==> flow/design.v <==
module pc (
    input   wire                clk,
    input   wire                rst,
    input   wire                pause_i,
    input   wire                sel_i,
    input   wire[15:0]  br_addr_i,
    output  wire[15:0]  pc4_o,
    output  reg[15:0]   pc_o
);
assign pc4_o = pc_o + 4;
always @(posedge clk or posedge rst) begin
    if(rst) begin
        pc_o <= 16'h0000;
    end else if (pause_i == 1'b1) begin
        pc_o <= pc_o;
    end else if (sel_i == 1'b1)begin
        pc_o <= br_addr_i;
    end else begin
        pc_o <= pc_o + 4;
    end
end
endmodule  
module if_id (
    input   wire                clk,
    input   wire                rst,
    input   wire                pause_i,
    input   wire[15:0]  pc_i,
    input   wire[15:0]  pc4_i,
    input   wire[31:0]      inst_i,
    input   wire                flush_i,
    output  reg[15:0]   pc_o,
    output  reg[15:0]   pc4_o,
    output  reg[31:0]       inst_o
);
always @(posedge clk or posedge rst) begin
    if(rst) begin
        pc_o   <= 16'b0;
        pc4_o  <= 16'b0;
        inst_o <= 32'b0;
    end else if(flush_i) begin
        pc_o   <= 16'b0;
        pc4_o  <= 16'b0;
        inst_o <= 32'b0;
    end else if(pause_i == 1'b1) begin
        pc_o   <= pc_o;
        pc4_o  <= pc4_o;
        inst_o <= inst_o;
    end else begin
        pc_o   <= pc_i;
        pc4_o  <= pc4_i;
        inst_o <= inst_i;
    end
end
endmodule  
module regfile (
    input   wire                clk,
    input   wire                wen,
    input   wire[4:0]   waddr,
    input   wire[4:0]   raddr1,
    input   wire[4:0]   raddr2,
    input   wire[31:0]      wdata,
    output  wire[31:0]      data1_o,     
    output  wire[31:0]      data2_o      
);
reg [31:0]  regs[0:31];
assign  data1_o = (raddr1 == 5'b00000) ? 32'h0000_0000 
                  : (wen && raddr1 == waddr) ?  wdata
                  : regs[raddr1];
assign  data2_o = (raddr2 == 5'b00000) ? 32'h0000_0000 
                  : (wen && raddr2 == waddr) ?  wdata
                  : regs[raddr2];
always @(posedge clk) begin
    if(wen) begin
        regs[waddr] <= wdata;
    end else begin
        regs[0] <= 32'h0000_0000; 
    end
end
endmodule  
module ctrl (
    input   wire        rst,
    input   wire[6:0]   opcode,
    input   wire[2:0]   func3,
    input   wire[6:0]   func7,
    output  reg         inst_valid,
    output  reg[2:0]    imm_sel,
    output  reg         reg_wen,
    output  reg         op1_sel,
    output  reg         op2_sel,
    output  reg[1:0]    alu_sel,
    output  reg[3:0]    alu_op,
    output  reg         mem_wen,
    output  reg[1:0]    wb_sel,
    output  reg[2:0]    br_sel,
    output  wire        is_jalr_o
);
assign is_jalr_o = (opcode == 7'b1100111) && (func3 == 3'b000);
always @(*) begin
    if(rst) begin
        inst_valid = 1'b0;
        imm_sel    = 3'b000;
        reg_wen    = 1'b0;
        op1_sel    = 1'b0;
        op2_sel    = 1'b1;
        alu_sel    = 2'b00;
        alu_op     = 4'b0000;
        mem_wen    = 1'b0;
        wb_sel     = 2'b00;
        br_sel     = 3'b000;
    end
    else begin
        case (opcode)
            7'b0110011: begin
                case (func7[5]) 
                    1'b0: begin
                        case (func3)
                            3'b000: begin        
                                inst_valid = 1'b1;             
                                imm_sel    = 3'b000;
                                reg_wen    = 1'b1;
                                op1_sel    = 1'b1;
                                op2_sel    = 1'b0;
                                alu_sel    = 2'b01;
                                alu_op     = 4'b0001;
                                mem_wen    = 1'b0;
                                wb_sel     = 2'b10;
                                br_sel     = 3'b000;
                            end
                            3'b010: begin      
                                inst_valid = 1'b1;                 
                                imm_sel    = 3'b000;
                                reg_wen    = 1'b1;
                                op1_sel    = 1'b1;
                                op2_sel    = 1'b0;
                                alu_sel    = 2'b01;
                                alu_op     = 4'b1011;
                                mem_wen    = 1'b0;
                                wb_sel     = 2'b10;
                                br_sel     = 3'b000;
                            end
                            3'b011: begin     
                                inst_valid = 1'b1;                   
                                imm_sel    = 3'b000;
                                reg_wen    = 1'b1;
                                op1_sel    = 1'b1;
                                op2_sel    = 1'b0;
                                alu_sel    = 2'b01;
                                alu_op     = 4'b1100;
                                mem_wen    = 1'b0;
                                wb_sel     = 2'b10;
                                br_sel     = 3'b000;
                            end
                            3'b111: begin     
                                inst_valid = 1'b1;                  
                                imm_sel    = 3'b000;
                                reg_wen    = 1'b1;
                                op1_sel    = 1'b1;
                                op2_sel    = 1'b0;
                                alu_sel    = 2'b11;
                                alu_op     = 4'b1000;
                                mem_wen    = 1'b0;
                                wb_sel     = 2'b10;
                                br_sel     = 3'b000;
                            end
                            3'b110: begin    
                                inst_valid = 1'b1;               
                                imm_sel    = 3'b000;
                                reg_wen    = 1'b1;
                                op1_sel    = 1'b1;
                                op2_sel    = 1'b0;
                                alu_sel    = 2'b11;
                                alu_op     = 4'b1001;
                                mem_wen    = 1'b0;
                                wb_sel     = 2'b10;
                                br_sel     = 3'b000;
                            end
                            3'b100: begin     
                                inst_valid = 1'b1;                 
                                imm_sel    = 3'b000;
                                reg_wen    = 1'b1;
                                op1_sel    = 1'b1;
                                op2_sel    = 1'b0;
                                alu_sel    = 2'b11;
                                alu_op     = 4'b1010;
                                mem_wen    = 1'b0;
                                wb_sel     = 2'b10;
                                br_sel     = 3'b000;
                            end
                            3'b001: begin   
                                inst_valid = 1'b1;                    
                                imm_sel    = 3'b000;
                                reg_wen    = 1'b1;
                                op1_sel    = 1'b1;
                                op2_sel    = 1'b0;
                                alu_sel    = 2'b10;
                                alu_op     = 4'b0101;
                                mem_wen    = 1'b0;
                                wb_sel     = 2'b10;
                                br_sel     = 3'b000;
                            end
                            3'b101: begin    
                                inst_valid = 1'b1;                    
                                imm_sel    = 3'b000;
                                reg_wen    = 1'b1;
                                op1_sel    = 1'b1;
                                op2_sel    = 1'b0;
                                alu_sel    = 2'b10;
                                alu_op     = 4'b0110;
                                mem_wen    = 1'b0;
                                wb_sel     = 2'b10;
                                br_sel     = 3'b000;
                            end
                            default begin
                                inst_valid = 1'b0;
                                imm_sel    = 3'b000;
                                reg_wen    = 1'b0;
                                op1_sel    = 1'b0;
                                op2_sel    = 1'b1;
                                alu_sel    = 2'b00;
                                alu_op     = 4'b0000;
                                mem_wen    = 1'b0;
                                wb_sel     = 2'b00;
                                br_sel     = 3'b000;
                            end
                        endcase
                    end
                    1'b1: begin
                        case (func3)
                            3'b000: begin   
                                inst_valid = 1'b1;                    
                                imm_sel    = 3'b000;
                                reg_wen    = 1'b1;
                                op1_sel    = 1'b1;
                                op2_sel    = 1'b0;
                                alu_sel    = 2'b01;
                                alu_op     = 4'b0010;
                                mem_wen    = 1'b0;
                                wb_sel     = 2'b10;
                                br_sel     = 3'b000;
                            end
                            3'b101: begin
                                inst_valid = 1'b1;
                                imm_sel    = 3'b000;
                                reg_wen    = 1'b1;
                                op1_sel    = 1'b1;
                                op2_sel    = 1'b0;
                                alu_sel    = 2'b10;
                                alu_op     = 4'b0111;
                                mem_wen    = 1'b0;
                                wb_sel     = 2'b10;
                                br_sel     = 3'b000;
                            end
                            default begin
                                inst_valid = 1'b0;
                                imm_sel    = 3'b000;
                                reg_wen    = 1'b0;
                                op1_sel    = 1'b0;
                                op2_sel    = 1'b1;
                                alu_sel    = 2'b00;
                                alu_op     = 4'b0000;
                                mem_wen    = 1'b0;
                                wb_sel     = 2'b00;
                                br_sel     = 3'b000;
                            end
                        endcase
                    end
                    default begin
                        inst_valid = 1'b0;
                        imm_sel    = 3'b000;
                        reg_wen    = 1'b0;
                        op1_sel    = 1'b0;
                        op2_sel    = 1'b1;
                        alu_sel    = 2'b00;
                        alu_op     = 4'b0000;
                        mem_wen    = 1'b0;
                        wb_sel     = 2'b00;
                        br_sel     = 3'b000;
                    end
                endcase
            end
            7'b0010011: begin
                case (func3)
                    3'b000: begin       
                        inst_valid = 1'b1;                 
                        imm_sel    = 3'b001;
                        reg_wen    = 1'b1;
                        op1_sel    = 1'b1;
                        op2_sel    = 1'b1;
                        alu_sel    = 2'b01;
                        alu_op     = 4'b0001;
                        mem_wen    = 1'b0;
                        wb_sel     = 2'b10;
                        br_sel     = 3'b000;
                    end
                    3'b010: begin       
                        inst_valid = 1'b1;                
                        imm_sel    = 3'b001;
                        reg_wen    = 1'b1;
                        op1_sel    = 1'b1;
                        op2_sel    = 1'b1;
                        alu_sel    = 2'b01;
                        alu_op     = 4'b1011;
                        mem_wen    = 1'b0;
                        wb_sel     = 2'b10;
                        br_sel     = 3'b000;
                    end
                    3'b011: begin      
                        inst_valid = 1'b1;                  
                        imm_sel    = 3'b001;
                        reg_wen    = 1'b1;
                        op1_sel    = 1'b1;
                        op2_sel    = 1'b1;
                        alu_sel    = 2'b01;
                        alu_op     = 4'b1100;
                        mem_wen    = 1'b0;
                        wb_sel     = 2'b10;
                        br_sel     = 3'b000;
                    end
                    3'b111: begin     
                        inst_valid = 1'b1;                  
                        imm_sel    = 3'b001;
                        reg_wen    = 1'b1;
                        op1_sel    = 1'b1;
                        op2_sel    = 1'b1;
                        alu_sel    = 2'b11;
                        alu_op     = 4'b1000;
                        mem_wen    = 1'b0;
                        wb_sel     = 2'b10;
                        br_sel     = 3'b000;
                    end
                    3'b110: begin        
                        inst_valid = 1'b1;                
                        imm_sel    = 3'b001;
                        reg_wen    = 1'b1;
                        op1_sel    = 1'b1;
                        op2_sel    = 1'b1;
                        alu_sel    = 2'b11;
                        alu_op     = 4'b1001;
                        mem_wen    = 1'b0;
                        wb_sel     = 2'b10;
                        br_sel     = 3'b000;
                    end 
                    3'b100: begin     
                        inst_valid = 1'b1;                  
                        imm_sel    = 3'b001;
                        reg_wen    = 1'b1;
                        op1_sel    = 1'b1;
                        op2_sel    = 1'b1;
                        alu_sel    = 2'b11;
                        alu_op     = 4'b1010;
                        mem_wen    = 1'b0;
                        wb_sel     = 2'b10;
                        br_sel     = 3'b000;
                    end
                    3'b001: begin     
                        inst_valid = 1'b1;                  
                        imm_sel    = 3'b001;
                        reg_wen    = 1'b1;
                        op1_sel    = 1'b1;
                        op2_sel    = 1'b1;
                        alu_sel    = 2'b10;
                        alu_op     = 4'b0101;
                        mem_wen    = 1'b0;
                        wb_sel     = 2'b10;
                        br_sel     = 3'b000;
                    end
                    3'b101: begin   
                        inst_valid = 1'b1;                    
                        imm_sel    = 3'b001;
                        reg_wen    = 1'b1;
                        op1_sel    = 1'b1;
                        op2_sel    = 1'b1;
                        alu_sel    = 2'b10;
                        mem_wen    = 1'b0;
                        wb_sel     = 2'b10;
                        br_sel     = 3'b000;
                        if(func7[5]) begin
                            alu_op = 4'b0111;
                        end else begin
                            alu_op = 4'b0110;
                        end
                    end
                    default begin
                        inst_valid = 1'b0;
                        imm_sel    = 3'b000;
                        reg_wen    = 1'b0;
                        op1_sel    = 1'b0;
                        op2_sel    = 1'b1;
                        alu_sel    = 2'b00;
                        alu_op     = 4'b0000;
                        mem_wen    = 1'b0;
                        wb_sel     = 2'b00;
                        br_sel     = 3'b000;
                    end
                endcase
            end
            7'b0000011: begin
                case (func3)
                    3'b010: begin
                        inst_valid = 1'b1;
                        imm_sel    = 3'b001;
                        reg_wen    = 1'b1;
                        op1_sel    = 1'b1;
                        op2_sel    = 1'b1;
                        alu_sel    = 2'b01;
                        alu_op     = 4'b0001;
                        mem_wen    = 1'b0;
                        wb_sel     = 2'b11;
                        br_sel     = 3'b000;
                    end
                    default begin
                        inst_valid = 1'b0;
                        imm_sel    = 3'b000;
                        reg_wen    = 1'b0;
                        op1_sel    = 1'b0;
                        op2_sel    = 1'b1;
                        alu_sel    = 2'b00;
                        alu_op     = 4'b0000;
                        mem_wen    = 1'b0;
                        wb_sel     = 2'b00;
                        br_sel     = 3'b000;
                    end
                endcase
            end
            7'b1100111: begin
                if(func3 == 3'b000) begin
                        inst_valid = 1'b1;                       
                        imm_sel    = 3'b001;
                        reg_wen    = 1'b1;
                        op1_sel    = 1'b0;
                        op2_sel    = 1'b1;
                        alu_sel    = 2'b00;
                        alu_op     = 4'b0000;
                        mem_wen    = 1'b0;
                        wb_sel     = 2'b01;
                        br_sel     = 3'b111;
                end else begin     
                    inst_valid = 1'b0;
                    imm_sel    = 3'b000;
                    reg_wen    = 1'b0;
                    op1_sel    = 1'b0;
                    op2_sel    = 1'b1;
                    alu_sel    = 2'b00;
                    alu_op     = 4'b0000;
                    mem_wen    = 1'b0;
                    wb_sel     = 2'b00;
                    br_sel     = 3'b000;
                end
            end
            7'b0100011: begin
                case (func3)
                    3'b010: begin
                        inst_valid = 1'b1;
                        imm_sel    = 3'b010;
                        reg_wen    = 1'b0;
                        op1_sel    = 1'b1;
                        op2_sel    = 1'b1;
                        alu_sel    = 2'b01;
                        alu_op     = 4'b0001;
                        mem_wen    = 1'b1;
                        wb_sel     = 2'b00;
                        br_sel     = 3'b000;
                    end
                    default begin     
                        inst_valid = 1'b0;
                        imm_sel    = 3'b000;
                        reg_wen    = 1'b0;
                        op1_sel    = 1'b0;
                        op2_sel    = 1'b1;
                        alu_sel    = 2'b00;
                        alu_op     = 4'b0000;
                        mem_wen    = 1'b0;
                        wb_sel     = 2'b00;
                        br_sel     = 3'b000;
                    end
                endcase
            end
            7'b1100011: begin
                case (func3)
                    3'b000: begin
                        inst_valid = 1'b1;
                        imm_sel    = 3'b011;
                        reg_wen    = 1'b0;
                        op1_sel    = 1'b0;
                        op2_sel    = 1'b1;
                        alu_sel    = 2'b01;
                        alu_op     = 4'b0001;
                        mem_wen    = 1'b0;
                        wb_sel     = 2'b00;
                        br_sel     = 3'b001;
                    end
                    3'b001: begin
                        inst_valid = 1'b1;
                        imm_sel    = 3'b011;
                        reg_wen    = 1'b0;
                        op1_sel    = 1'b0;
                        op2_sel    = 1'b1;
                        alu_sel    = 2'b01;
                        alu_op     = 4'b0001;
                        mem_wen    = 1'b0;
                        wb_sel     = 2'b00;
                        br_sel     = 3'b010;
                    end
                    3'b100: begin
                        inst_valid = 1'b1;
                        imm_sel    = 3'b011;
                        reg_wen    = 1'b0;
                        op1_sel    = 1'b0;
                        op2_sel    = 1'b1;
                        alu_sel    = 2'b01;
                        alu_op     = 4'b0001;
                        mem_wen    = 1'b0;
                        wb_sel     = 2'b00;
                        br_sel     = 3'b011;
                    end
                    3'b110: begin
                        inst_valid = 1'b1;
                        imm_sel    = 3'b011;
                        reg_wen    = 1'b0;
                        op1_sel    = 1'b0;
                        op2_sel    = 1'b1;
                        alu_sel    = 2'b01;
                        alu_op     = 4'b0001;
                        mem_wen    = 1'b0;
                        wb_sel     = 2'b00;
                        br_sel     = 3'b100;
                    end
                    3'b101: begin
                        inst_valid = 1'b1;
                        imm_sel    = 3'b011;
                        reg_wen    = 1'b0;
                        op1_sel    = 1'b0;
                        op2_sel    = 1'b1;
                        alu_sel    = 2'b01;
                        alu_op     = 4'b0001;
                        mem_wen    = 1'b0;
                        wb_sel     = 2'b00;
                        br_sel     = 3'b101;
                    end
                    3'b111: begin 
                        inst_valid = 1'b1;   
                        imm_sel    = 3'b011;
                        reg_wen    = 1'b0;
                        op1_sel    = 1'b0;
                        op2_sel    = 1'b1;
                        alu_sel    = 2'b01;
                        alu_op     = 4'b0001;
                        mem_wen    = 1'b0;
                        wb_sel     = 2'b00;
                        br_sel     = 3'b110;
                    end
                    default begin   
                        inst_valid = 1'b0;
                        imm_sel    = 3'b000;
                        reg_wen    = 1'b0;
                        op1_sel    = 1'b0;
                        op2_sel    = 1'b1;
                        alu_sel    = 2'b00;
                        alu_op     = 4'b0000;
                        mem_wen    = 1'b0;
                        wb_sel     = 2'b00;
                        br_sel     = 3'b000;
                    end
                endcase
            end
            7'b0110111: begin
                inst_valid = 1'b1;
                imm_sel    = 3'b100;
                reg_wen    = 1'b1;
                op1_sel    = 1'b1;
                op2_sel    = 1'b1;
                alu_sel    = 2'b01;
                alu_op     = 4'b0011;
                mem_wen    = 1'b0;
                wb_sel     = 2'b10;
                br_sel     = 3'b000;
            end
            7'b0010111: begin       
                inst_valid = 1'b1;      
                imm_sel    = 3'b100;
                reg_wen    = 1'b1;
                op1_sel    = 1'b0;
                op2_sel    = 1'b1;
                alu_sel    = 2'b01;
                alu_op     = 4'b0001;
                mem_wen    = 1'b0;
                wb_sel     = 2'b10;
                br_sel     = 3'b000;
            end
            7'b1101111: begin
                inst_valid = 1'b1;
                imm_sel    = 3'b101;
                reg_wen    = 1'b1;
                op1_sel    = 1'b0;
                op2_sel    = 1'b1;
                alu_sel    = 2'b01;
                alu_op     = 4'b0001;
                mem_wen    = 1'b0;
                wb_sel     = 2'b01;
                br_sel     = 3'b111;
            end
            default begin
                inst_valid = 1'b0;
                imm_sel    = 3'b000;
                reg_wen    = 1'b0;
                op1_sel    = 1'b0;
                op2_sel    = 1'b1;
                alu_sel    = 2'b00;
                alu_op     = 4'b0000;
                mem_wen    = 1'b0;
                wb_sel     = 2'b00;
                br_sel     = 3'b000;
            end
        endcase
    end
end
endmodule  
module imm_gen (
    input   wire            rst,
    input   wire[2:0]       sel_i,
    input   wire[31:7]      data_i,
    output  reg[31:0]   imm_o
);
always @(*) begin
    if(rst) begin
        imm_o = 32'h0000_0000;
    end else begin
        case (sel_i)
            3'b001: begin
                imm_o = { { 20{data_i[31]} }, data_i[31:20]};
            end
            3'b010: begin
                imm_o = { { 20{data_i[31]} } , data_i[31:25], data_i[11:7]};
            end
            3'b011: begin
                imm_o = { { 20{data_i[31]} } , data_i[7], data_i[30:25], data_i[11:8], 1'b0};
            end
            3'b100: begin
                imm_o = { data_i[31:12], 12'b0};
            end
            3'b101: begin
                imm_o = {  { 12{data_i[31]} }, data_i[19:12], data_i[20], data_i[30:21], 1'b0 };
            end
            default begin
                imm_o = 32'h0000_0000;
            end
        endcase
    end
end
endmodule  
module branch (
    input   wire            rst,
    input   wire[2:0]       sel_i,
    input   wire[31:0]  data1_i,
    input   wire[31:0]  data2_i,
    input   wire[15:0]      pc_i,
    input   wire[15:0]      imm_i,
    input   wire            is_jalr_i,
    output  wire[15:0]      br_addr_o,
    output  reg             pc_sel_o
);
assign br_addr_o = (is_jalr_i) ? (data1_i + imm_i) : pc_i + imm_i;
wire[31:0] data_sub = data1_i + ( ~data2_i + 1 );
wire data1_eq_data2 = (data1_i == data2_i);
wire data1_lt_data2 = ( (sel_i == 3'b011) || (sel_i == 3'b101) ) ?
                            (  ( data1_i[31] && !data2_i[31])
                            || ( data1_i[31] &&  data2_i[31] && data_sub[31])
                            || (!data1_i[31] && !data2_i[31] && data_sub[31]) )
                            :  ( data1_i < data2_i );
always @(*) begin
    if(rst) begin
        pc_sel_o = 1'b0;
    end else begin
        case (sel_i)
            3'b001: begin
                pc_sel_o = data1_eq_data2;
            end
            3'b010: begin
                pc_sel_o = ~data1_eq_data2;
            end          
            3'b011,3'b100: begin
                pc_sel_o = data1_lt_data2;
            end     
            3'b101,3'b110: begin
                pc_sel_o = ~data1_lt_data2;
            end
            3'b111: begin
                pc_sel_o = 1'b1;
            end
            default begin
                pc_sel_o = 1'b0;
            end
        endcase
    end
end
endmodule  
module id (
    input   wire                rst,
    input   wire[31:0]      inst_i,
    input   wire[31:0]      rdata1_i,
    input   wire[31:0]      rdata2_i,
    input   wire[15:0]          pc_i,
    output  wire                inst_valid_o,
    output  wire                pc_sel_o,
    output  wire[15:0]          br_addr_o,
    output  wire                reg_wen_o,
    output  wire[4:0]   reg_waddr_o,
    output  wire[31:0]      op1_o,
    output  wire[31:0]      op2_o,
    output  wire[1:0]           alu_sel_o,
    output  wire[3:0]           alu_op_o,
    output  wire                mem_wen_o,
    output  wire[31:0]      mem_wdata_o,
    output  wire[1:0]           wb_sel_o,
    input   wire                ex_wen_i,
    input   wire[4:0]   ex_waddr_i,
    input   wire[31:0]      ex_wdata_i,
    input   wire                mem_wen_i,
    input   wire[4:0]   mem_waddr_i,
    input   wire[31:0]      mem_wdata_i,
    output  wire                op1_sel_o,
    output  wire[4:0]   raddr1_o,
    output  wire                op2_sel_o,
    output  wire[4:0]   raddr2_o
);
wire[2:0]    ctrl_imm_sel_o;
wire         ctrl_op1_sel_o;
wire         ctrl_op2_sel_o;
wire[2:0]    ctrl_br_sel_o;
wire         ctrl_is_jalr_o;
wire[31:0]  immgen_imm_o;
wire    reg1_ex_forward = (ex_wen_i == 1'b1) && (ex_waddr_i == inst_i[19:15]);
wire    reg1_mem_forward = (mem_wen_i == 1'b1) && (mem_waddr_i == inst_i[19:15]);
wire    reg2_ex_forward = (ex_wen_i == 1'b1) && (ex_waddr_i == inst_i[24:20]);
wire    reg2_mem_forward = (mem_wen_i == 1'b1) && (mem_waddr_i == inst_i[24:20]);
wire[31:0]    reg1_data = (inst_i[19:15] == 5'b00000) ? 32'h0000_0000 
                                : (reg1_ex_forward == 1'b1) ? ex_wdata_i
                                : (reg1_mem_forward == 1'b1) ? mem_wdata_i
                                : rdata1_i ;
wire[31:0]    reg2_data = (inst_i[24:20] == 5'b00000) ? 32'h0000_0000
                                : (reg2_ex_forward == 1'b1) ? ex_wdata_i
                                : (reg2_mem_forward == 1'b1) ? mem_wdata_i
                                : rdata2_i ;
assign op1_o = (ctrl_op1_sel_o == 1'b0) ? {16'b0,pc_i} 
                : reg1_data;
assign op2_o = (ctrl_op2_sel_o == 1'b1) ? immgen_imm_o 
                : reg2_data;
ctrl u_ctrl(
    .rst(rst),
    .opcode(inst_i[6:0]),
    .func3(inst_i[14:12]),
    .func7(inst_i[31:25]),
    .inst_valid(inst_valid_o),
    .imm_sel(ctrl_imm_sel_o),
    .reg_wen(reg_wen_o),
    .op1_sel(ctrl_op1_sel_o),
    .op2_sel(ctrl_op2_sel_o),
    .alu_sel(alu_sel_o),
    .alu_op(alu_op_o),
    .mem_wen(mem_wen_o),
    .wb_sel(wb_sel_o),
    .br_sel(ctrl_br_sel_o),
    .is_jalr_o(ctrl_is_jalr_o)
);
imm_gen u_imm_gen(
    .rst(rst),
    .sel_i(ctrl_imm_sel_o),
    .data_i(inst_i[31:7]),
    .imm_o(immgen_imm_o)
);
branch u_branch(
    .rst(rst),
    .sel_i(ctrl_br_sel_o),
    .data1_i(reg1_data),
    .data2_i(reg2_data),
    .pc_i(pc_i),
    .imm_i(immgen_imm_o[15:0]),
    .is_jalr_i(ctrl_is_jalr_o),
    .pc_sel_o(pc_sel_o),
    .br_addr_o(br_addr_o)
);
assign reg_waddr_o = inst_i[11:7];
assign mem_wdata_o = reg2_data;
wire uses_rs1 = (inst_i[6:0] == 7'b0110011)  || (inst_i[6:0] == 7'b0010011) ||
                (inst_i[6:0] == 7'b0000011) || (inst_i[6:0] == 7'b1100111) ||
                (inst_i[6:0] == 7'b0100011)  || (inst_i[6:0] == 7'b1100011);
wire uses_rs2 = (inst_i[6:0] == 7'b0110011)  || (inst_i[6:0] == 7'b0100011)  ||
                (inst_i[6:0] == 7'b1100011);
assign op1_sel_o = uses_rs1 ? 1'b1 : 1'b0;
assign raddr1_o  = inst_i[19:15];
assign op2_sel_o = uses_rs2 ? 1'b0 : 1'b1;
assign raddr2_o  = inst_i[24:20]; 
endmodule  
module id_ex (
    input   wire                clk,
    input   wire                rst,
    input   wire                pause_i,
    input   wire                inst_valid_i,
    input   wire[31:0]      op1_i,
    input   wire[31:0]      op2_i,
    input   wire[1:0]           alu_sel_i,
    input   wire[3:0]           alu_op_i,
    input   wire                reg_wen_i,
    input   wire[4:0]   reg_waddr_i,
    input   wire[1:0]           wb_sel_i,
    input   wire[15:0]  pc_i,
    input   wire[15:0]  pc4_i,
    input   wire                mem_wen_i,
    input   wire[31:0]      mem_wdata_i,
    output  reg                 inst_valid_o,
    output  reg[31:0]       op1_o,
    output  reg[31:0]       op2_o,
    output  reg[1:0]            alu_sel_o,
    output  reg[3:0]            alu_op_o,
    output  reg                 reg_wen_o,
    output  reg[4:0]    reg_waddr_o,
    output  reg[1:0]            wb_sel_o,
    output  reg[15:0]   pc_o,
    output  reg[15:0]   pc4_o,
    output  reg                 mem_wen_o,
    output  reg[31:0]       mem_wdata_o
);
always @(posedge clk or posedge rst) begin
    if(rst) begin
        inst_valid_o <= 1'b0;
        op1_o        <= 32'h0000_0000;
        op2_o        <= 32'h0000_0000;
        alu_sel_o    <= 2'b00;
        alu_op_o     <= 4'b0000;
        reg_wen_o    <= 1'b0;
        reg_waddr_o  <= 5'b00000;
        wb_sel_o     <= 2'b00;
        pc_o         <= 16'h0000;
        pc4_o        <= 16'h0000;
        mem_wen_o    <= 1'b0;
        mem_wdata_o  <= 1'b0;
    end else if(pause_i == 1'b1) begin
        inst_valid_o <= 1'b0;
        op1_o        <= 32'h0000_0000;
        op2_o        <= 32'h0000_0000;
        alu_sel_o    <= 2'b00;
        alu_op_o     <= 4'b0000;
        reg_wen_o    <= 1'b0;
        reg_waddr_o  <= 5'b00000;
        wb_sel_o     <= 2'b00;
        pc_o         <= 16'h0000;
        pc4_o        <= 16'h0000;
        mem_wen_o    <= 1'b0;
        mem_wdata_o  <= 1'b0;
    end else begin
        inst_valid_o <= inst_valid_i;
        op1_o        <= op1_i;
        op2_o        <= op2_i;
        alu_sel_o    <= alu_sel_i;
        alu_op_o     <= alu_op_i;
        reg_wen_o    <= reg_wen_i;
        reg_waddr_o  <= reg_waddr_i;
        wb_sel_o     <= wb_sel_i;
        pc_o         <= pc_i;
        pc4_o        <= pc4_i;
        mem_wen_o    <= mem_wen_i;
        mem_wdata_o  <= mem_wdata_i;
    end
end
endmodule  
module alu (
    input   wire            rst,
    input   wire[31:0]  num1_i,
    input   wire[31:0]  num2_i,
    input   wire[1:0]       sel,    
    input   wire[3:0]       op,     
    output  reg[31:0]       result_o
);
reg[31:0]   result_arith;
reg[31:0]   result_shift;
reg[31:0]   result_logic;
wire[31:0] num_add = num1_i + num2_i;
wire[31:0] num_sub = num1_i + ( ~num2_i + 1 );
wire num1_eq_num2 = (num1_i == num2_i);
wire num1_lt_num2 = ( op == 4'b1011) ?
                            (  ( num1_i[31] && !num2_i[31])
                            || ( num1_i[31] &&  num2_i[31] && num_sub[31])
                            || (!num1_i[31] && !num2_i[31] && num_sub[31]) )
                            :  ( num1_i < num2_i );
always @(*) begin
    if(rst) begin
        result_arith = 32'h0000_0000;
    end else begin
        case (op)
            4'b0001: begin
                result_arith = num_add;
            end
            4'b0010: begin
                result_arith = num_sub;
            end
            4'b0011: begin
                result_arith = num2_i;
            end
            4'b1011,4'b1100: begin
                result_arith = num1_lt_num2;
            end
            default begin
                result_arith = 32'h0000_0000;
            end        
        endcase
    end
end
always @(*) begin
    if(rst) begin
        result_shift = 32'h0000_0000;
    end else begin
        case (op)
            4'b0101: begin
                result_shift = num1_i << num2_i[4:0];
            end
            4'b0110: begin
                result_shift = num1_i >> num2_i[4:0];
            end
            4'b0111: begin
                result_shift = $signed( num1_i ) >>> num2_i[4:0];
            end
            default begin
                result_shift = 32'h0000_0000;
            end
        endcase
    end
end
always @(*) begin
    if(rst) begin
        result_logic = 32'h0000_0000;
    end else begin
        case (op)
            4'b1000: begin
                result_logic = num1_i & num2_i;
            end
            4'b1001: begin
                result_logic = num1_i | num2_i;
            end
            4'b1010: begin
                result_logic = num1_i ^ num2_i;
            end
            default begin
                result_logic = 32'h0000_0000;
            end
        endcase
    end 
end
always @(*) begin
    case (sel)
        2'b01: begin
            result_o = result_arith;
        end
        2'b11: begin
            result_o = result_logic;
        end
        2'b10: begin
            result_o = result_shift;
        end
        default begin
            result_o = 32'h0000_0000;
        end
    endcase
end
endmodule  
module ex (      
    input  wire                 rst,
    input  wire                 inst_valid_i,
    input  wire[31:0]       op1_i,
    input  wire[31:0]       op2_i,
    input  wire[1:0]            alu_sel_i,
    input  wire[3:0]            alu_op_i,
    input  wire                 reg_wen_i,
    input  wire[4:0]    reg_waddr_i,
    input  wire[1:0]            wb_sel_i,
    input  wire[15:0]   pc_i,
    input  wire[15:0]   pc4_i,
    input  wire                 mem_wen_i,
    input  wire[31:0]       mem_wdata_i, 
    output wire                 inst_valid_o,
    output wire                 mem_wen_o,
    output wire[31:0]       mem_wdata_o,
    output wire                 reg_wen_o,
    output wire[4:0]    reg_waddr_o,
    output wire[31:0]       alu_result_o,
    output wire[1:0]            wb_sel_o,
    output wire[15:0]           pc_o,
    output wire[15:0]           pc4_o,
    output wire[31:0]       data_forward_o
);
assign inst_valid_o = inst_valid_i;
assign mem_wen_o = mem_wen_i;
assign mem_wdata_o = mem_wdata_i;
assign reg_wen_o = reg_wen_i;
assign reg_waddr_o = reg_waddr_i;
assign wb_sel_o = wb_sel_i;
assign pc_o  = pc_i;
assign pc4_o = pc4_i;
alu u_alu(
    .rst(rst),
    .num1_i(op1_i),
    .num2_i(op2_i),
    .sel(alu_sel_i),
    .op(alu_op_i),
    .result_o(alu_result_o)
);
assign data_forward_o = wb_sel_i == (2'b01) ? {16'b0,pc4_i} : alu_result_o;
endmodule  
module ex_mem (
    input   wire                clk,
    input   wire                rst,
    input   wire                pause_i, 
    input   wire                inst_valid_i,
    input   wire                mem_wen_i,
    input   wire[31:0]      mem_wdata_i,
    input   wire                reg_wen_i,
    input   wire[4:0]   reg_waddr_i,
    input   wire[31:0]      alu_result_i,
    input   wire[1:0]           wb_sel_i, 
    input   wire[15:0]          pc_i,
    input   wire[15:0]          pc4_i,
    output   reg                inst_valid_o,
    output   reg                mem_wen_o,
    output   reg[31:0]      mem_wdata_o,
    output   reg                reg_wen_o,
    output   reg[4:0]   reg_waddr_o,
    output   reg[31:0]      alu_result_o,
    output   reg[1:0]           wb_sel_o,
    output   reg[15:0]          pc_o,
    output   reg[15:0]          pc4_o
);
always @(posedge clk or posedge rst) begin
    if(rst) begin
        inst_valid_o <= 1'b0;
        mem_wen_o    <= 1'b0;
        mem_wdata_o  <= 32'h0000_0000;
        reg_wen_o    <= 1'b0;
        reg_waddr_o  <= 5'b00000;
        alu_result_o <= 32'h0000_0000;
        wb_sel_o     <= 2'b00;
        pc_o         <= 16'h0000;
        pc4_o        <= 16'h0000;
    end else if(pause_i == 1'b1) begin
        inst_valid_o <= 1'b0;
        mem_wen_o    <= 1'b0;
        mem_wdata_o  <= 32'h0000_0000;
        reg_wen_o    <= 1'b0;
        reg_waddr_o  <= 5'b00000;
        alu_result_o <= 32'h0000_0000;
        wb_sel_o     <= 2'b00;
        pc_o         <= 16'h0000;
        pc4_o        <= 16'h0000;
    end else begin
        inst_valid_o <= inst_valid_i;
        mem_wen_o    <= mem_wen_i;
        mem_wdata_o  <= mem_wdata_i;
        reg_wen_o    <= reg_wen_i;
        reg_waddr_o  <= reg_waddr_i;
        alu_result_o <= alu_result_i;
        wb_sel_o     <= wb_sel_i;
        pc_o         <= pc_i;
        pc4_o        <= pc4_i;
    end
end
endmodule  
module mem (
    input   wire[31:0]      alu_result_i,
    input   wire[1:0]           wb_sel_i,
    input   wire[15:0]          pc4_i,
    input   wire[31:0]      dm_data_i,
    output  wire[31:0]      reg_wdata_o
);
assign  reg_wdata_o = (wb_sel_i == 2'b10) ? alu_result_i
                        : (wb_sel_i == 2'b01) ? pc4_i
                        : (wb_sel_i == 2'b11) ? dm_data_i
                        : 32'h0000_0000;
endmodule  
module mem_wb (
    input   wire                clk,
    input   wire                rst,
    input   wire                pause_i, 
    input   wire                inst_valid_i,
    input   wire                reg_wen_i,
    input   wire[4:0]   reg_waddr_i,
    input   wire[31:0]      reg_wdata_i,
    input   wire[15:0]          pc_i,
    output  reg                 inst_valid_o,
    output  reg                 reg_wen_o,
    output  reg[4:0]    reg_waddr_o,
    output  reg[31:0]       reg_wdata_o,
    output  reg[15:0]           pc_o
);
always @(posedge clk or posedge rst) begin
    if(rst) begin
        inst_valid_o <= 1'b0;
        reg_wen_o    <= 1'b0;
        reg_waddr_o  <= 5'b00000;
        reg_wdata_o  <= 32'h0000_0000;
        pc_o         <= 16'h0000;
    end else if(pause_i == 1'b1) begin
        inst_valid_o <= 1'b0;
        reg_wen_o    <= 1'b0;
        reg_waddr_o  <= 5'b00000;
        reg_wdata_o  <= 32'h0000_0000;
        pc_o         <= 16'h0000;
    end else begin
        inst_valid_o <= inst_valid_i;
        reg_wen_o    <= reg_wen_i;
        reg_waddr_o  <= reg_waddr_i;
        reg_wdata_o  <= reg_wdata_i;
        pc_o         <= pc_i;
    end
end
endmodule  
module bubble (
    input   wire                rst,
    input   wire                ex_wen_i,
    input   wire[1:0]           ex_wb_sel_i,
    input   wire[4:0]   ex_reg_waddr_i,
    input   wire                id_op1_sel_i,
    input   wire[4:0]   id_raddr1_i,
    input   wire                id_op2_sel_i,
    input   wire[4:0]   id_raddr2_i,
    output  reg                 pc_pause_o,
    output  reg                 ifid_pause_o,
    output  reg                 idex_pause_o,
    output  reg                 exmem_pause_o,
    output  reg                 memwb_pause_o
);
wire    lu_pause = (ex_wen_i == 1'b1) && ( ex_wb_sel_i == 2'b11 ) 
                && ( ( id_op1_sel_i == 1'b1 && id_raddr1_i == ex_reg_waddr_i)
                    || (id_op2_sel_i == 1'b0 && id_raddr2_i == ex_reg_waddr_i) );
always @(*) begin
    if(rst) begin
        pc_pause_o    = 1'b0; 
        ifid_pause_o  = 1'b0;
        idex_pause_o  = 1'b0;
        exmem_pause_o = 1'b0;
        memwb_pause_o = 1'b0;
    end else if(lu_pause) begin
        pc_pause_o    = 1'b1; 
        ifid_pause_o  = 1'b1;
        idex_pause_o  = 1'b1;
        exmem_pause_o = 1'b0;
        memwb_pause_o = 1'b0;
    end else begin
        pc_pause_o    = 1'b0; 
        ifid_pause_o  = 1'b0;
        idex_pause_o  = 1'b0;
        exmem_pause_o = 1'b0;
        memwb_pause_o = 1'b0;
    end
end
endmodule  
module miniRV (
    input   wire                clk,
    input   wire                rst,
    input   wire[31:0]      inst_i,
    input   wire[31:0]      mem_rdata_i,
    output  wire[13:0]   inst_addr_o,
    output  wire[15:0]          mem_addr_o,
    output  wire                mem_wen_o,
    output  wire[31:0]      mem_wdata_o,
    output          debug_wb_have_inst,    
    output [31:0]   debug_wb_pc,           
    output          debug_wb_ena,          
    output [4:0]    debug_wb_reg,          
    output [31:0]   debug_wb_value         
);
wire                pc_sel_i;
wire                id_pc_sel_o;
wire[15:0]          pc_br_addr_i;
wire[15:0]  pc_pc_o;
wire[15:0]  pc_pc4_o;
assign inst_addr_o = pc_pc_o[15:2];
wire[15:0]          ifid_pc_o;
wire[15:0]          ifid_pc4_o;
wire[31:0]      ifid_inst_o;
wire                idex_inst_valid_i;
wire[31:0]      idex_op1_i;
wire[31:0]      idex_op2_i;
wire[1:0]           idex_alu_sel_i;
wire[3:0]           idex_alu_op_i;
wire                idex_reg_wen_i;
wire[4:0]   idex_reg_waddr_i;
wire[1:0]           idex_wb_sel_i;
wire                idex_mem_wen_i;
wire[31:0]      idex_mem_wdata_i;
wire[31:0]      idex_op1_o;
wire[31:0]      idex_op2_o;
wire[1:0]           idex_alu_sel_o;
wire[3:0]           idex_alu_op_o;
wire                idex_reg_wen_o;
wire[4:0]   idex_reg_waddr_o;
wire[1:0]           idex_wb_sel_o;
wire[15:0]  idex_pc_o;
wire[15:0]  idex_pc4_o;
wire                idex_mem_wen_o;
wire[31:0]      idex_mem_wdata_o;
wire[31:0]      ex_data_forward_o;
wire                exmem_inst_valid_i;
wire                exmem_mem_wen_i;
wire[31:0]      exmem_mem_wdata_i;
wire                exmem_reg_wen_i;
wire[4:0]   exmem_reg_waddr_i;
wire[31:0]      exmem_alu_result_i;
wire[1:0]           exmem_wb_sel_i;
wire[15:0]          exmem_pc4_i;
wire                exmem_inst_valid_o;
wire                exmem_reg_wen_o;
wire[4:0]   exmem_reg_waddr_o;
wire[31:0]      exmem_alu_result_o;
wire[1:0]           exmem_wb_sel_o;
wire[15:0]          exmem_pc4_o;
wire[15:0]          exmem_pc_i;
wire[15:0]          exmem_pc_o;
wire                memwb_reg_wen_i;
wire[4:0]   memwb_reg_waddr_i;
wire[31:0]      memwb_reg_wdata_i;
wire[15:0]          trace_pc; 
wire                regfile_wen_i;
wire[31:0]      regfile_wdata_i;
wire[4:0]   regfile_waddr_i;
wire[4:0]   regfile_raddr1_i;
wire[4:0]   regfile_raddr2_i;
wire[31:0]      regfile_data1_o;
wire[31:0]      regfile_data2_o;
wire[31:0]      alu_num1_i;
wire[31:0]      alu_num2_i;
wire[1:0]           alu_sel_i;    
wire[5:0]           alu_op_i;     
wire                bubble_id_op1_sel_i;
wire[4:0]   bubble_id_raddr1_i;
wire                bubble_id_op2_sel_i;
wire[4:0]   bubble_id_raddr2_i;
wire                bubble_pc_pause_o;
wire                bubble_ifid_pause_o;
wire                bubble_idex_pause_o;
wire                bubble_exmem_pause_o;
wire                bubble_memwb_pause_o;
pc u_pc(
    .clk(clk),
    .rst(rst),
    .pause_i(bubble_pc_pause_o),
    .sel_i(pc_sel_i),
    .br_addr_i(pc_br_addr_i),
    .pc4_o(pc_pc4_o),
    .pc_o(pc_pc_o)
);
if_id u_if_id(
    .clk(clk),
    .rst(rst),
    .pause_i(bubble_ifid_pause_o),
    .pc_i(pc_pc_o),
    .pc4_i(pc_pc4_o),
    .inst_i(inst_i),
    .flush_i(pc_sel_i),
    .pc_o(ifid_pc_o),
    .pc4_o(ifid_pc4_o),
    .inst_o(ifid_inst_o)
);
regfile u_regfile(
    .clk(clk),
    .wen(regfile_wen_i),
    .waddr(regfile_waddr_i),
    .raddr1(ifid_inst_o[19:15]),
    .raddr2(ifid_inst_o[24:20]),
    .wdata(regfile_wdata_i),
    .data1_o(regfile_data1_o),
    .data2_o(regfile_data2_o)
);
id u_id(
    .rst(rst),
    .inst_i(ifid_inst_o),
    .rdata1_i(regfile_data1_o),
    .rdata2_i(regfile_data2_o),
    .pc_i(ifid_pc_o),
    .pc_sel_o(id_pc_sel_o),
    .br_addr_o(pc_br_addr_i),
    .reg_wen_o(idex_reg_wen_i),
    .reg_waddr_o(idex_reg_waddr_i),
    .inst_valid_o(idex_inst_valid_i),
    .op1_o(idex_op1_i),
    .op2_o(idex_op2_i),
    .alu_sel_o(idex_alu_sel_i),
    .alu_op_o(idex_alu_op_i),
    .mem_wen_o(idex_mem_wen_i),
    .mem_wdata_o(idex_mem_wdata_i),
    .wb_sel_o(idex_wb_sel_i),
    .ex_wen_i(exmem_reg_wen_i),
    .ex_waddr_i(exmem_reg_waddr_i),
    .ex_wdata_i(ex_data_forward_o),
    .mem_wen_i(exmem_reg_wen_o),
    .mem_waddr_i(exmem_reg_waddr_o),
    .mem_wdata_i(memwb_reg_wdata_i),
    .op1_sel_o(bubble_id_op1_sel_i),
    .raddr1_o(bubble_id_raddr1_i),
    .op2_sel_o(bubble_id_op2_sel_i),
    .raddr2_o(bubble_id_raddr2_i)
);
wire idex_inst_valid_o;
id_ex u_id_ex(
    .clk(clk),
    .rst(rst),
    .pause_i(bubble_idex_pause_o),
    .inst_valid_i(idex_inst_valid_i),
    .op1_i(idex_op1_i),
    .op2_i(idex_op2_i),
    .alu_sel_i(idex_alu_sel_i),
    .alu_op_i(idex_alu_op_i),
    .reg_wen_i(idex_reg_wen_i),
    .reg_waddr_i(idex_reg_waddr_i),
    .wb_sel_i(idex_wb_sel_i),
    .pc_i(ifid_pc_o),
    .pc4_i(ifid_pc4_o),
    .mem_wen_i(idex_mem_wen_i),
    .mem_wdata_i(idex_mem_wdata_i),
    .inst_valid_o(idex_inst_valid_o),
    .op1_o(idex_op1_o),
    .op2_o(idex_op2_o),
    .alu_sel_o(idex_alu_sel_o),
    .alu_op_o(idex_alu_op_o),
    .reg_wen_o(idex_reg_wen_o),
    .reg_waddr_o(idex_reg_waddr_o),
    .wb_sel_o(idex_wb_sel_o),
    .pc_o(idex_pc_o),
    .pc4_o(idex_pc4_o),
    .mem_wen_o(idex_mem_wen_o),
    .mem_wdata_o(idex_mem_wdata_o)
);
ex u_ex(
    .rst(rst),
    .inst_valid_i(idex_inst_valid_o),
    .op1_i(idex_op1_o),
    .op2_i(idex_op2_o),
    .alu_sel_i(idex_alu_sel_o),
    .alu_op_i(idex_alu_op_o),
    .reg_wen_i(idex_reg_wen_o),
    .reg_waddr_i(idex_reg_waddr_o),
    .wb_sel_i(idex_wb_sel_o),
    .pc_i(idex_pc_o),
    .pc4_i(idex_pc4_o),
    .mem_wen_i(idex_mem_wen_o),
    .mem_wdata_i(idex_mem_wdata_o),
    .inst_valid_o(exmem_inst_valid_i),
    .mem_wen_o(exmem_mem_wen_i),
    .mem_wdata_o(exmem_mem_wdata_i),
    .reg_wen_o(exmem_reg_wen_i),
    .reg_waddr_o(exmem_reg_waddr_i),
    .alu_result_o(exmem_alu_result_i),
    .wb_sel_o(exmem_wb_sel_i),
    .pc_o(exmem_pc_i),
    .pc4_o(exmem_pc4_i),
    .data_forward_o(ex_data_forward_o)
);
ex_mem u_ex_mem(
    .clk(clk),
    .rst(rst),
    .pause_i(bubble_exmem_pause_o),
    .inst_valid_i(exmem_inst_valid_i),
    .mem_wen_i(exmem_mem_wen_i),
    .mem_wdata_i(exmem_mem_wdata_i),
    .reg_wen_i(exmem_reg_wen_i),
    .reg_waddr_i(exmem_reg_waddr_i),
    .alu_result_i(exmem_alu_result_i),
    .wb_sel_i(exmem_wb_sel_i), 
    .pc4_i(exmem_pc4_i),
    .inst_valid_o(exmem_inst_valid_o),
    .mem_wen_o(mem_wen_o),
    .mem_wdata_o(mem_wdata_o),
    .reg_wen_o(exmem_reg_wen_o),
    .reg_waddr_o(exmem_reg_waddr_o),
    .alu_result_o(exmem_alu_result_o),
    .wb_sel_o(exmem_wb_sel_o), 
    .pc4_o(exmem_pc4_o),
    .pc_i(exmem_pc_i),
    .pc_o(exmem_pc_o)
);
mem u_mem(
    .alu_result_i(exmem_alu_result_o),
    .wb_sel_i(exmem_wb_sel_o),
    .pc4_i(exmem_pc4_o),
    .dm_data_i(mem_rdata_i),
    .reg_wdata_o(memwb_reg_wdata_i)
);
mem_wb u_mem_wb(
    .clk(clk),
    .rst(rst),
    .pause_i(bubble_memwb_pause_o),
    .inst_valid_i(exmem_inst_valid_o),
    .reg_wen_i(exmem_reg_wen_o),
    .reg_waddr_i(exmem_reg_waddr_o),
    .reg_wdata_i(memwb_reg_wdata_i),
    .inst_valid_o(debug_wb_have_inst),
    .reg_wen_o(regfile_wen_i),
    .reg_waddr_o(regfile_waddr_i),
    .reg_wdata_o(regfile_wdata_i),
    .pc_i(exmem_pc_o),
    .pc_o(trace_pc)
);
bubble u_bubble(
    .rst(rst),
    .ex_wen_i(idex_reg_wen_o),
    .ex_wb_sel_i(idex_wb_sel_o),
    .ex_reg_waddr_i(idex_reg_waddr_o),
    .id_op1_sel_i(bubble_id_op1_sel_i),
    .id_raddr1_i(bubble_id_raddr1_i),
    .id_op2_sel_i(bubble_id_op2_sel_i),
    .id_raddr2_i(bubble_id_raddr2_i),
    .pc_pause_o(bubble_pc_pause_o),
    .ifid_pause_o(bubble_ifid_pause_o),
    .idex_pause_o(bubble_idex_pause_o),
    .exmem_pause_o(bubble_exmem_pause_o),
    .memwb_pause_o(bubble_memwb_pause_o)
);
assign mem_addr_o = exmem_alu_result_o[15:0];
assign pc_sel_i = id_pc_sel_o & ~bubble_pc_pause_o;
assign debug_wb_pc        = {16'b0,trace_pc};
assign debug_wb_ena       = regfile_wen_i;
assign debug_wb_reg       = regfile_waddr_i;
assign debug_wb_value     = regfile_wdata_i;
endmodule  
# ---- Tool chain data of miniRV
# Module miniRV before and after one edit of its RTL, step after step.
# Lines under "before" count in the file above, lines under "after" in the edited file.
# "diff": "after" minus "before" as printed here.
# Cell names lack the library's common part.
# The mark n/a stands for no value.
dict set report setup {
  top_module {miniRV}
  clk_port {clk}
  lib {sky130hd}
  pvt_corner {tt_025C_1v80}
}

# ---- Edit of the RTL
# The edit as a unified diff against the file above.
# A script made this edit. It changes what the design does and was not meant as an optimisation.
# begin of diff
@@ -661,5 +661,5 @@
 );
 assign br_addr_o = (is_jalr_i) ? (data1_i + imm_i) : pc_i + imm_i;
-wire[31:0] data_sub = data1_i + ( ~data2_i + 1 );
+wire[31:0] data_sub = data1_i - ( ~data2_i + 1 );
 wire data1_eq_data2 = (data1_i == data2_i);
 wire data1_lt_data2 = ( (sel_i == 3'b011) || (sel_i == 3'b101) ) ?
# end of diff

# ---- Word-level counts
# Yosys after proc, flatten, opt, wreduce and memory -nomap, before mapping. Memory bits, and registers merged into a memory's read port (data or address), are not among the register bits. Print and check cells are not counted.
# Yosys's memory passes give these memory sizes; they may raise the number of words (mostly to a power of two), join words into wider ones and drop unused or constant bits.
# element before after diff
set word_totals {}
lappend word_totals {reg_bits 385 385 0}
lappend word_totals {ram_bits 1024 1024 0}
lappend word_totals {mem_bits_ro 48 48 0}
lappend word_totals {memories 2 2 0}
lappend word_totals {input_bits 66 66 0}
lappend word_totals {out_inout_bits 134 134 0}
lappend word_totals {elab_cells 282 282 0}
# element before after
set memory_table {}
lappend memory_table {memory_list {u_regfile.regs 32x32 r2 w1; 8x6 r1 w0} {u_regfile.regs 32x32 r2 w1; 8x6 r1 w0}}
# element before after diff
set op_classes {}
lappend op_classes {addsub 8 8 0}
lappend op_classes {compare 2 2 0}
lappend op_classes {eq_ne 57 57 0}
lappend op_classes {n_shift 3 3 0}
lappend op_classes {mux 115 115 0}
lappend op_classes {logic 10 10 0}
lappend op_classes {reduce_and_logical 55 55 0}
# cell before after diff
set op_table {}
lappend op_table {{32-bit adder} 3 2 -1}
lappend op_table {{32-bit subtractor} 0 1 1}
# Unchanged operator kinds not shown: 65.

# ---- Longest topological paths
# Yosys ltp: most cells in a row. Word level: on the elaborated netlist, between registers, memories and ports. Mapped: between sequential cells and ports; inverters and the memories' decode and read muxes count.
# element before after diff
set depth {}
lappend depth {ltp_word 25 25 0}
lappend depth {ABC_AREA 0 0 n/a}
lappend depth {mapped_depth 46 48 2}

# ---- Synthesis result
# The flow's flattened synthesis, as Yosys stat reports it; memories are mapped. The netlist is that of the ABC_AREA named above (0 if unset); the other value can give another one.
# element before after diff
set synth_totals {}
lappend synth_totals {cell_count 5273 5339 66}
lappend synth_totals {area_um2 75489.9 75458.6 -31.3}
lappend synth_totals {sequential_area_um2 40233.6 40233.6 0.0}
lappend synth_totals {ffs 1403 1403 0}
lappend synth_totals {n_buf 437 427 -10}
# cell_type before after diff
set by_type {}
lappend by_type {nor2_1 310 388 78}
lappend by_type {o21ai_0 214 268 54}
lappend by_type {a22o_1 80 28 -52}
lappend by_type {clkbuf_1 211 259 48}
lappend by_type {inv_1 119 166 47}
lappend by_type {buf_2 109 72 -37}
lappend by_type {ha_1 145 177 32}
lappend by_type {nand3_1 77 56 -21}
lappend by_type {nand2_1 312 332 20}
lappend by_type {mux2i_1 140 124 -16}
lappend by_type {a211oi_1 67 83 16}
lappend by_type {mux2_2 55 39 -16}
lappend by_type {and2_1 113 98 -15}
lappend by_type {o22ai_1 31 18 -13}
lappend by_type {a221oi_1 21 34 13}
lappend by_type {buf_4 48 36 -12}
lappend by_type {o21ai_1 21 9 -12}
lappend by_type {a22oi_1 17 28 11}
# Unchanged cell types not shown: 8.
# The list need not be complete.
# The figures by module come from a second, unflattened synthesis with its own total; it is not the netlist above.
# element before after diff
set hier_totals {}
lappend hier_totals {cells_unflattened 6097 6166 69}
lappend hier_totals {area_unflattened_um2 79461.2 80020.5 559.3}
# Each row is one instance without its submodules.
# mod n_inst cells area_um2 seq_area_um2
set modules_before {}
lappend modules_before {regfile 1 2661 48418.9 30749.5}
lappend modules_before {alu 1 1334 9469.1 0.0}
lappend modules_before {id_ex 1 305 4774.6 3603.5}
lappend modules_before {ex_mem 1 224 3387.0 2652.5}
lappend modules_before {id 1 471 2857.7 0.0}
lappend modules_before {if_id 1 207 2621.3 1601.5}
lappend modules_before {branch 1 250 1905.6 0.0}
lappend modules_before {mem_wb 1 117 1881.8 1376.3}
lappend modules_before {pc 1 118 1106.1 400.4}
lappend modules_before {ex 1 111 912.1 0.0}
lappend modules_before {mem 1 74 734.5 0.0}
lappend modules_before {ctrl 1 107 660.6 0.0}
lappend modules_before {imm_gen 1 79 432.9 0.0}
lappend modules_before {bubble 1 21 161.4 0.0}
lappend modules_before {miniRV 1 18 137.6 0.0}
# mod n_inst cells area_um2 seq_area_um2
set modules_after {}
lappend modules_after {regfile 1 2661 48418.9 30749.5}
lappend modules_after {alu 1 1334 9469.1 0.0}
lappend modules_after {id_ex 1 305 4774.6 3603.5}
lappend modules_after {ex_mem 1 224 3387.0 2652.5}
lappend modules_after {id 1 471 2857.7 0.0}
lappend modules_after {if_id 1 207 2621.3 1601.5}
lappend modules_after {branch 1 319 2464.9 0.0}
lappend modules_after {mem_wb 1 117 1881.8 1376.3}
lappend modules_after {pc 1 118 1106.1 400.4}
lappend modules_after {ex 1 111 912.1 0.0}
lappend modules_after {mem 1 74 734.5 0.0}
lappend modules_after {ctrl 1 107 660.6 0.0}
lappend modules_after {imm_gen 1 79 432.9 0.0}
lappend modules_after {bubble 1 21 161.4 0.0}
lappend modules_after {miniRV 1 18 137.6 0.0}

# ---- Path before layout
# Path of least setup slack by OpenSTA after synthesis, without wires, with an ideal clock, recovery checks aside; 20% of the period is set as input and as output delay. Where synthesis merged equal registers, the netlist keeps one of their names.
# element before after diff
set synth_path {}
lappend synth_path {path_type input-to-reg input-to-reg n/a}
lappend synth_path {from {in rst} {in rst} n/a}
lappend synth_path {to {reg u_if_id.inst_o[17]} {reg u_pc.pc_o[11]} n/a}
lappend synth_path {tclk_ns 9.5 9.5 0.0}
lappend synth_path {in_delay_ns 1.900 1.900 0.000}
lappend synth_path {setup_ns 0.068 0.136 0.068}
lappend synth_path {t_first_pin_ns 1.900 1.900 0.000}
lappend synth_path {arrival_time_ns 16.905 17.806 0.901}
lappend synth_path {t_required_ns 9.432 9.364 -0.068}
lappend synth_path {path_slack_ns -7.473 -8.442 -0.969}
lappend synth_path {path_delay_ns 15.073 16.042 0.969}
lappend synth_path {stages 25 26 1}
lappend synth_path {n_path_buf 2 1 -1}
lappend synth_path {synth_period_reached_ns 16.973 17.942 0.969}
# "path_delay_ns" = arrival - input delay + setup time.
# "stages" counts driving pins, that of a launching flip-flop among them; a cell with two outputs on the path counts twice.
# "synth_period_reached_ns" = period - worst setup slack (recovery checks aside). The figure is calculated, with input and output delays left at 20% of the set period.
# Between the ends stands the longest chain of elaborated cells between them, by number of cells; it is not shown to be the way that was timed. Of several equally long chains one is given.
# A line is the first line of the expression or statement that the cell stems from. Yosys adds cells for indexed reads and writes and turns some case tables into memories.
# A register here has more assigning lines than the two given.
dict set report synth_via_before {
  cell_sequence {clkinv_1 nand2_1 clkbuf_1 o21ai_0 a311o_1 mux2i_1 mux2_2 nor2_1 ha_1 a21o_1 a21o_1 a221oi_1 o31ai_1 nor2b_1 o31ai_1 a31oi_1 nor2_1 fa_1 a32oi_1 a211o_1 o211ai_1 a21oi_1 nor2_1 clkbuf_1 a22o_1}
  elab_chain_len 17
  cone_cells 45
}
# element line
set synth_lines_before {}
lappend synth_lines_before {{start, declared} 1156} ;# input   wire                rst,
lappend synth_lines_before {{32-bit 2-to-1 mux} 909} ;# if(rst) begin
lappend synth_lines_before {{32-bit parallel mux with 3-bit select} 949} ;# case (sel)
lappend synth_lines_before {{32-bit 2-to-1 mux} 1006} ;# assign data_forward_o = wb_sel_i == (2'b01) ? {16'b0,pc4_i} : alu_result_o;
lappend synth_lines_before {{32-bit 2-to-1 mux} 741} ;# : (reg2_ex_forward == 1'b1) ? ex_wdata_i
lappend synth_lines_before {{32-bit 2-to-1 mux} 740} ;# wire[31:0]    reg2_data = (inst_i[24:20] == 5'b00000) ? 32'h0000_0000
lappend synth_lines_before {{32-bit NOT} 663} ;# wire[31:0] data_sub = data1_i + ( ~data2_i + 1 );
lappend synth_lines_before {{32-bit by 1-bit adder with 32-bit output} 663}
lappend synth_lines_before {{[... 2 more ...]} n/a}
lappend synth_lines_before {{1-bit logical OR x2} 666} ;# (  ( data1_i[31] && !data2_i[31])
lappend synth_lines_before {{1-bit 2-to-1 mux} 665} ;# wire data1_lt_data2 = ( (sel_i == 3'b011) || (sel_i == 3'b101) ) ?
lappend synth_lines_before {{1-bit NOT} 685} ;# pc_sel_o = ~data1_lt_data2;
lappend synth_lines_before {{1-bit parallel mux with 5-bit select} 674} ;# case (sel_i)
lappend synth_lines_before {{1-bit 2-to-1 mux} 671} ;# if(rst) begin
lappend synth_lines_before {{1-bit bitwise AND} 1416} ;# assign pc_sel_i = id_pc_sel_o & ~bubble_pc_pause_o;
lappend synth_lines_before {{32-bit 2-to-1 mux} 40} ;# end else if(flush_i) begin
lappend synth_lines_before {{end, assigned} 47} ;# inst_o <= inst_o;
lappend synth_lines_before {{end, assigned} 51} ;# inst_o <= inst_i;
lappend synth_lines_before {{end, declared} 33} ;# output  reg[31:0]       inst_o
dict set report synth_via_after {
  cell_sequence {clkinv_1 o21ai_1 nor2_1 a22o_1 o21ai_0 nor2_1 ha_1 a21oi_1 nor2b_1 o21ai_0 nand2b_1 a2111oi_0 o21ai_0 a31o_2 a211oi_1 o31ai_1 fa_1 inv_1 nor3_1 o21ai_0 o211ai_1 a211oi_2 clkbuf_1 o21ai_0 a21oi_1 o21ai_0}
  elab_chain_len 17
  cone_cells 54
}
# element line
set synth_lines_after {}
lappend synth_lines_after {{start, declared} 1156} ;# input   wire                rst,
lappend synth_lines_after {{32-bit 2-to-1 mux} 909} ;# if(rst) begin
lappend synth_lines_after {{32-bit parallel mux with 3-bit select} 949} ;# case (sel)
lappend synth_lines_after {{32-bit 2-to-1 mux} 1006} ;# assign data_forward_o = wb_sel_i == (2'b01) ? {16'b0,pc4_i} : alu_result_o;
lappend synth_lines_after {{32-bit 2-to-1 mux} 741} ;# : (reg2_ex_forward == 1'b1) ? ex_wdata_i
lappend synth_lines_after {{32-bit 2-to-1 mux} 740} ;# wire[31:0]    reg2_data = (inst_i[24:20] == 5'b00000) ? 32'h0000_0000
lappend synth_lines_after {{32-bit NOT} 663} ;# wire[31:0] data_sub = data1_i - ( ~data2_i + 1 );
lappend synth_lines_after {{32-bit by 1-bit adder with 32-bit output} 663}
lappend synth_lines_after {{[... 2 more ...]} n/a}
lappend synth_lines_after {{1-bit logical OR x2} 666} ;# (  ( data1_i[31] && !data2_i[31])
lappend synth_lines_after {{1-bit 2-to-1 mux} 665} ;# wire data1_lt_data2 = ( (sel_i == 3'b011) || (sel_i == 3'b101) ) ?
lappend synth_lines_after {{1-bit NOT} 685} ;# pc_sel_o = ~data1_lt_data2;
lappend synth_lines_after {{1-bit parallel mux with 5-bit select} 674} ;# case (sel_i)
lappend synth_lines_after {{1-bit 2-to-1 mux} 671} ;# if(rst) begin
lappend synth_lines_after {{1-bit bitwise AND} 1416} ;# assign pc_sel_i = id_pc_sel_o & ~bubble_pc_pause_o;
lappend synth_lines_after {{16-bit 2-to-1 mux} 16} ;# end else if (sel_i == 1'b1)begin
lappend synth_lines_after {{end, assigned} 15} ;# pc_o <= pc_o;
lappend synth_lines_after {{end, assigned} 17} ;# pc_o <= br_addr_i;
lappend synth_lines_after {{end, declared} 8} ;# output  reg[15:0]   pc_o

# ---- Worst path after layout
# From the final timing report of each run of pair A: the path of least setup slack in the routed layout; clock arrival at registers is part of the times.
# element before after diff
set layout_path {}
lappend layout_path {path_type reg-to-reg reg-to-reg n/a}
lappend layout_path {from {reg u_id_ex.op1_o[6]} {reg u_id_ex.op1_o[3]} n/a}
lappend layout_path {to {reg u_pc.pc_o[4]} {reg u_pc.pc_o[4]} n/a}
lappend layout_path {tclk_ns 9.5 9.5 0.0}
lappend layout_path {setup_ns 0.12 0.13 0.01}
lappend layout_path {t_first_pin_ns 0.83 0.81 -0.02}
lappend layout_path {arrival_time_ns 9.42 9.69 0.27}
lappend layout_path {t_required_ns 10.19 10.18 -0.01}
lappend layout_path {path_slack_ns 0.77 0.49 -0.28}
lappend layout_path {stages 42 47 5}
lappend layout_path {n_path_buf 3 3 0}
# Between the ends stands the longest chain of elaborated cells between them, by number of cells; it is not shown to be the way that was timed. Of several equally long chains one is given.
# A register here has more assigning lines than the two given.
dict set report layout_via_before {
  cell_sequence {dfrtp_1 inv_1 ha_1 nand2b_1 a221oi_1 o221a_2 a31oi_1 buf_4 o21a_1 a21oi_1 nor2_1 nor2_1 nor2_1 o21bai_1 fa_1 nor2_1 mux2i_1 o32ai_1 [... 6 more ...] ha_1 o21ai_0 a31oi_1 o31ai_1 nor2b_1 o31ai_1 a31oi_1 nor2_1 fa_1 a32oi_1 a211o_1 o211ai_1 a21oi_2 buf_12 nor2_4 buf_12 a21oi_1 o22ai_1}
  elab_chain_len 23
  cone_cells 49
}
# element line
set layout_lines_before {}
lappend layout_lines_before {{start, declared} 811} ;# output  reg[31:0]       op1_o,
lappend layout_lines_before {{start, assigned} 826} ;# op1_o        <= 32'h0000_0000;
lappend layout_lines_before {{start, assigned} 852} ;# op1_o        <= op1_i;
lappend layout_lines_before {{32-bit adder} 878} ;# wire[31:0] num_sub = num1_i + ( ~num2_i + 1 );
lappend layout_lines_before {{1-bit logical AND} 882} ;# || ( num1_i[31] &&  num2_i[31] && num_sub[31])
lappend layout_lines_before {{1-bit logical OR x2} 881} ;# (  ( num1_i[31] && !num2_i[31])
lappend layout_lines_before {{1-bit 2-to-1 mux} 880} ;# wire num1_lt_num2 = ( op == 4'b1011) ?
lappend layout_lines_before {{32-bit parallel mux with 4-bit select} 889} ;# case (op)
lappend layout_lines_before {{32-bit 2-to-1 mux} 886} ;# if(rst) begin
lappend layout_lines_before {{32-bit parallel mux with 3-bit select} 949} ;# case (sel)
lappend layout_lines_before {{[... 7 more ...]} n/a}
lappend layout_lines_before {{1-bit logical OR x2} 666} ;# (  ( data1_i[31] && !data2_i[31])
lappend layout_lines_before {{1-bit 2-to-1 mux} 665} ;# wire data1_lt_data2 = ( (sel_i == 3'b011) || (sel_i == 3'b101) ) ?
lappend layout_lines_before {{1-bit NOT} 685} ;# pc_sel_o = ~data1_lt_data2;
lappend layout_lines_before {{1-bit parallel mux with 5-bit select} 674} ;# case (sel_i)
lappend layout_lines_before {{1-bit 2-to-1 mux} 671} ;# if(rst) begin
lappend layout_lines_before {{1-bit bitwise AND} 1416} ;# assign pc_sel_i = id_pc_sel_o & ~bubble_pc_pause_o;
lappend layout_lines_before {{16-bit 2-to-1 mux} 16} ;# end else if (sel_i == 1'b1)begin
lappend layout_lines_before {{end, assigned} 15} ;# pc_o <= pc_o;
lappend layout_lines_before {{end, assigned} 17} ;# pc_o <= br_addr_i;
lappend layout_lines_before {{end, declared} 8} ;# output  reg[15:0]   pc_o
dict set report layout_via_after {
  cell_sequence {dfrtp_2 inv_1 ha_1 inv_2 o311a_1 o21a_2 a21o_4 a21bo_2 a311oi_2 o31ai_2 a21oi_1 o21bai_1 fa_2 nor2_1 nor2_1 a21oi_1 nand3b_1 o21ai_0 [... 11 more ...] o21ai_0 nand2b_1 a21oi_1 o21ai_0 a31o_2 a211oi_1 o31ai_1 fa_1 inv_1 nor3_1 o21ai_0 o211ai_1 a211oi_4 buf_4 nor2_1 buf_4 a21oi_1 o22ai_1}
  elab_chain_len 23
  cone_cells 49
}
# element line
set layout_lines_after {}
lappend layout_lines_after {{start, declared} 811} ;# output  reg[31:0]       op1_o,
lappend layout_lines_after {{start, assigned} 826} ;# op1_o        <= 32'h0000_0000;
lappend layout_lines_after {{start, assigned} 852} ;# op1_o        <= op1_i;
lappend layout_lines_after {{32-bit adder} 878} ;# wire[31:0] num_sub = num1_i + ( ~num2_i + 1 );
lappend layout_lines_after {{1-bit logical AND} 882} ;# || ( num1_i[31] &&  num2_i[31] && num_sub[31])
lappend layout_lines_after {{1-bit logical OR x2} 881} ;# (  ( num1_i[31] && !num2_i[31])
lappend layout_lines_after {{1-bit 2-to-1 mux} 880} ;# wire num1_lt_num2 = ( op == 4'b1011) ?
lappend layout_lines_after {{32-bit parallel mux with 4-bit select} 889} ;# case (op)
lappend layout_lines_after {{32-bit 2-to-1 mux} 886} ;# if(rst) begin
lappend layout_lines_after {{32-bit parallel mux with 3-bit select} 949} ;# case (sel)
lappend layout_lines_after {{[... 7 more ...]} n/a}
lappend layout_lines_after {{1-bit logical OR x2} 666} ;# (  ( data1_i[31] && !data2_i[31])
lappend layout_lines_after {{1-bit 2-to-1 mux} 665} ;# wire data1_lt_data2 = ( (sel_i == 3'b011) || (sel_i == 3'b101) ) ?
lappend layout_lines_after {{1-bit NOT} 685} ;# pc_sel_o = ~data1_lt_data2;
lappend layout_lines_after {{1-bit parallel mux with 5-bit select} 674} ;# case (sel_i)
lappend layout_lines_after {{1-bit 2-to-1 mux} 671} ;# if(rst) begin
lappend layout_lines_after {{1-bit bitwise AND} 1416} ;# assign pc_sel_i = id_pc_sel_o & ~bubble_pc_pause_o;
lappend layout_lines_after {{16-bit 2-to-1 mux} 16} ;# end else if (sel_i == 1'b1)begin
lappend layout_lines_after {{end, assigned} 15} ;# pc_o <= pc_o;
lappend layout_lines_after {{end, assigned} 17} ;# pc_o <= br_addr_i;
lappend layout_lines_after {{end, declared} 8} ;# output  reg[15:0]   pc_o

# ---- Flow runs
# Runs of the flow (Yosys, OpenROAD) on both versions; the two runs of a pair have the same settings. The constraints put input and output delay at 20% of the set period each and load the outputs with 0.01 pF.
dict set report settings_pair_A {
  period_ns 9.5
  CAP_MARGIN 20
  CORE_MARGIN 2
  CORE_UTILIZATION 40
  SLEW_MARGIN 20
}
# element before after diff
set results_pair_A {}
lappend results_pair_A {yosys.chip_area_um2 75489.9 75458.6 -31.3}
lappend results_pair_A {design.die.area_um2 192216.0 192138.0 -78.0}
lappend results_pair_A {cell_area_final_um2 85906.1 86320.3 414.2}
lappend results_pair_A {utilization_pct 45.8 46.0 0.2}
lappend results_pair_A {worst_setup_slack_ns 0.774 0.490 -0.284}
lappend results_pair_A {timing.setup.tns_ns 0.000 0.000 0.000}
lappend results_pair_A {final_hold_ws_ns 0.334 0.339 0.005}
lappend results_pair_A {power_total_w 0.014584 0.014716 0.000132}
lappend results_pair_A {achievedPeriod_ns 8.726 9.010 0.284}
dict set report settings_pair_B {
  ABC_AREA 0
  CORE_ASPECT_RATIO 1.44
  CORE_UTILIZATION 23
  MIN_ROUTING_LAYER {met2}
  PLACE_DENSITY_LB_ADDON 0.1
  SETUP_SLACK_MARGIN 0.87
  SLEW_MARGIN 15
  period_ns 13.4
  CAP_MARGIN 20
  CORE_MARGIN 2
}
# element before after diff
set results_pair_B {}
lappend results_pair_B {yosys.chip_area_um2 75489.9 75458.6 -31.3}
lappend results_pair_B {design.die.area_um2 332892.0 332756.0 -136.0}
lappend results_pair_B {cell_area_final_um2 88940.3 89372.0 431.7}
lappend results_pair_B {utilization_pct 27.2 27.3 0.1}
lappend results_pair_B {worst_setup_slack_ns 2.437 1.927 -0.510}
lappend results_pair_B {timing.setup.tns_ns 0.000 0.000 0.000}
lappend results_pair_B {final_hold_ws_ns 0.346 0.332 -0.014}
lappend results_pair_B {power_total_w 0.010845 0.011107 0.000262}
lappend results_pair_B {achievedPeriod_ns 10.963 11.473 0.510}
# "achievedPeriod_ns": clock period set for the run, less the worst setup slack. It is reckoned from that one timing run; input and output delays stay at 20% of the period that was set.
# "power_total_w" is the tool's figure for a default switching activity; nothing was simulated.
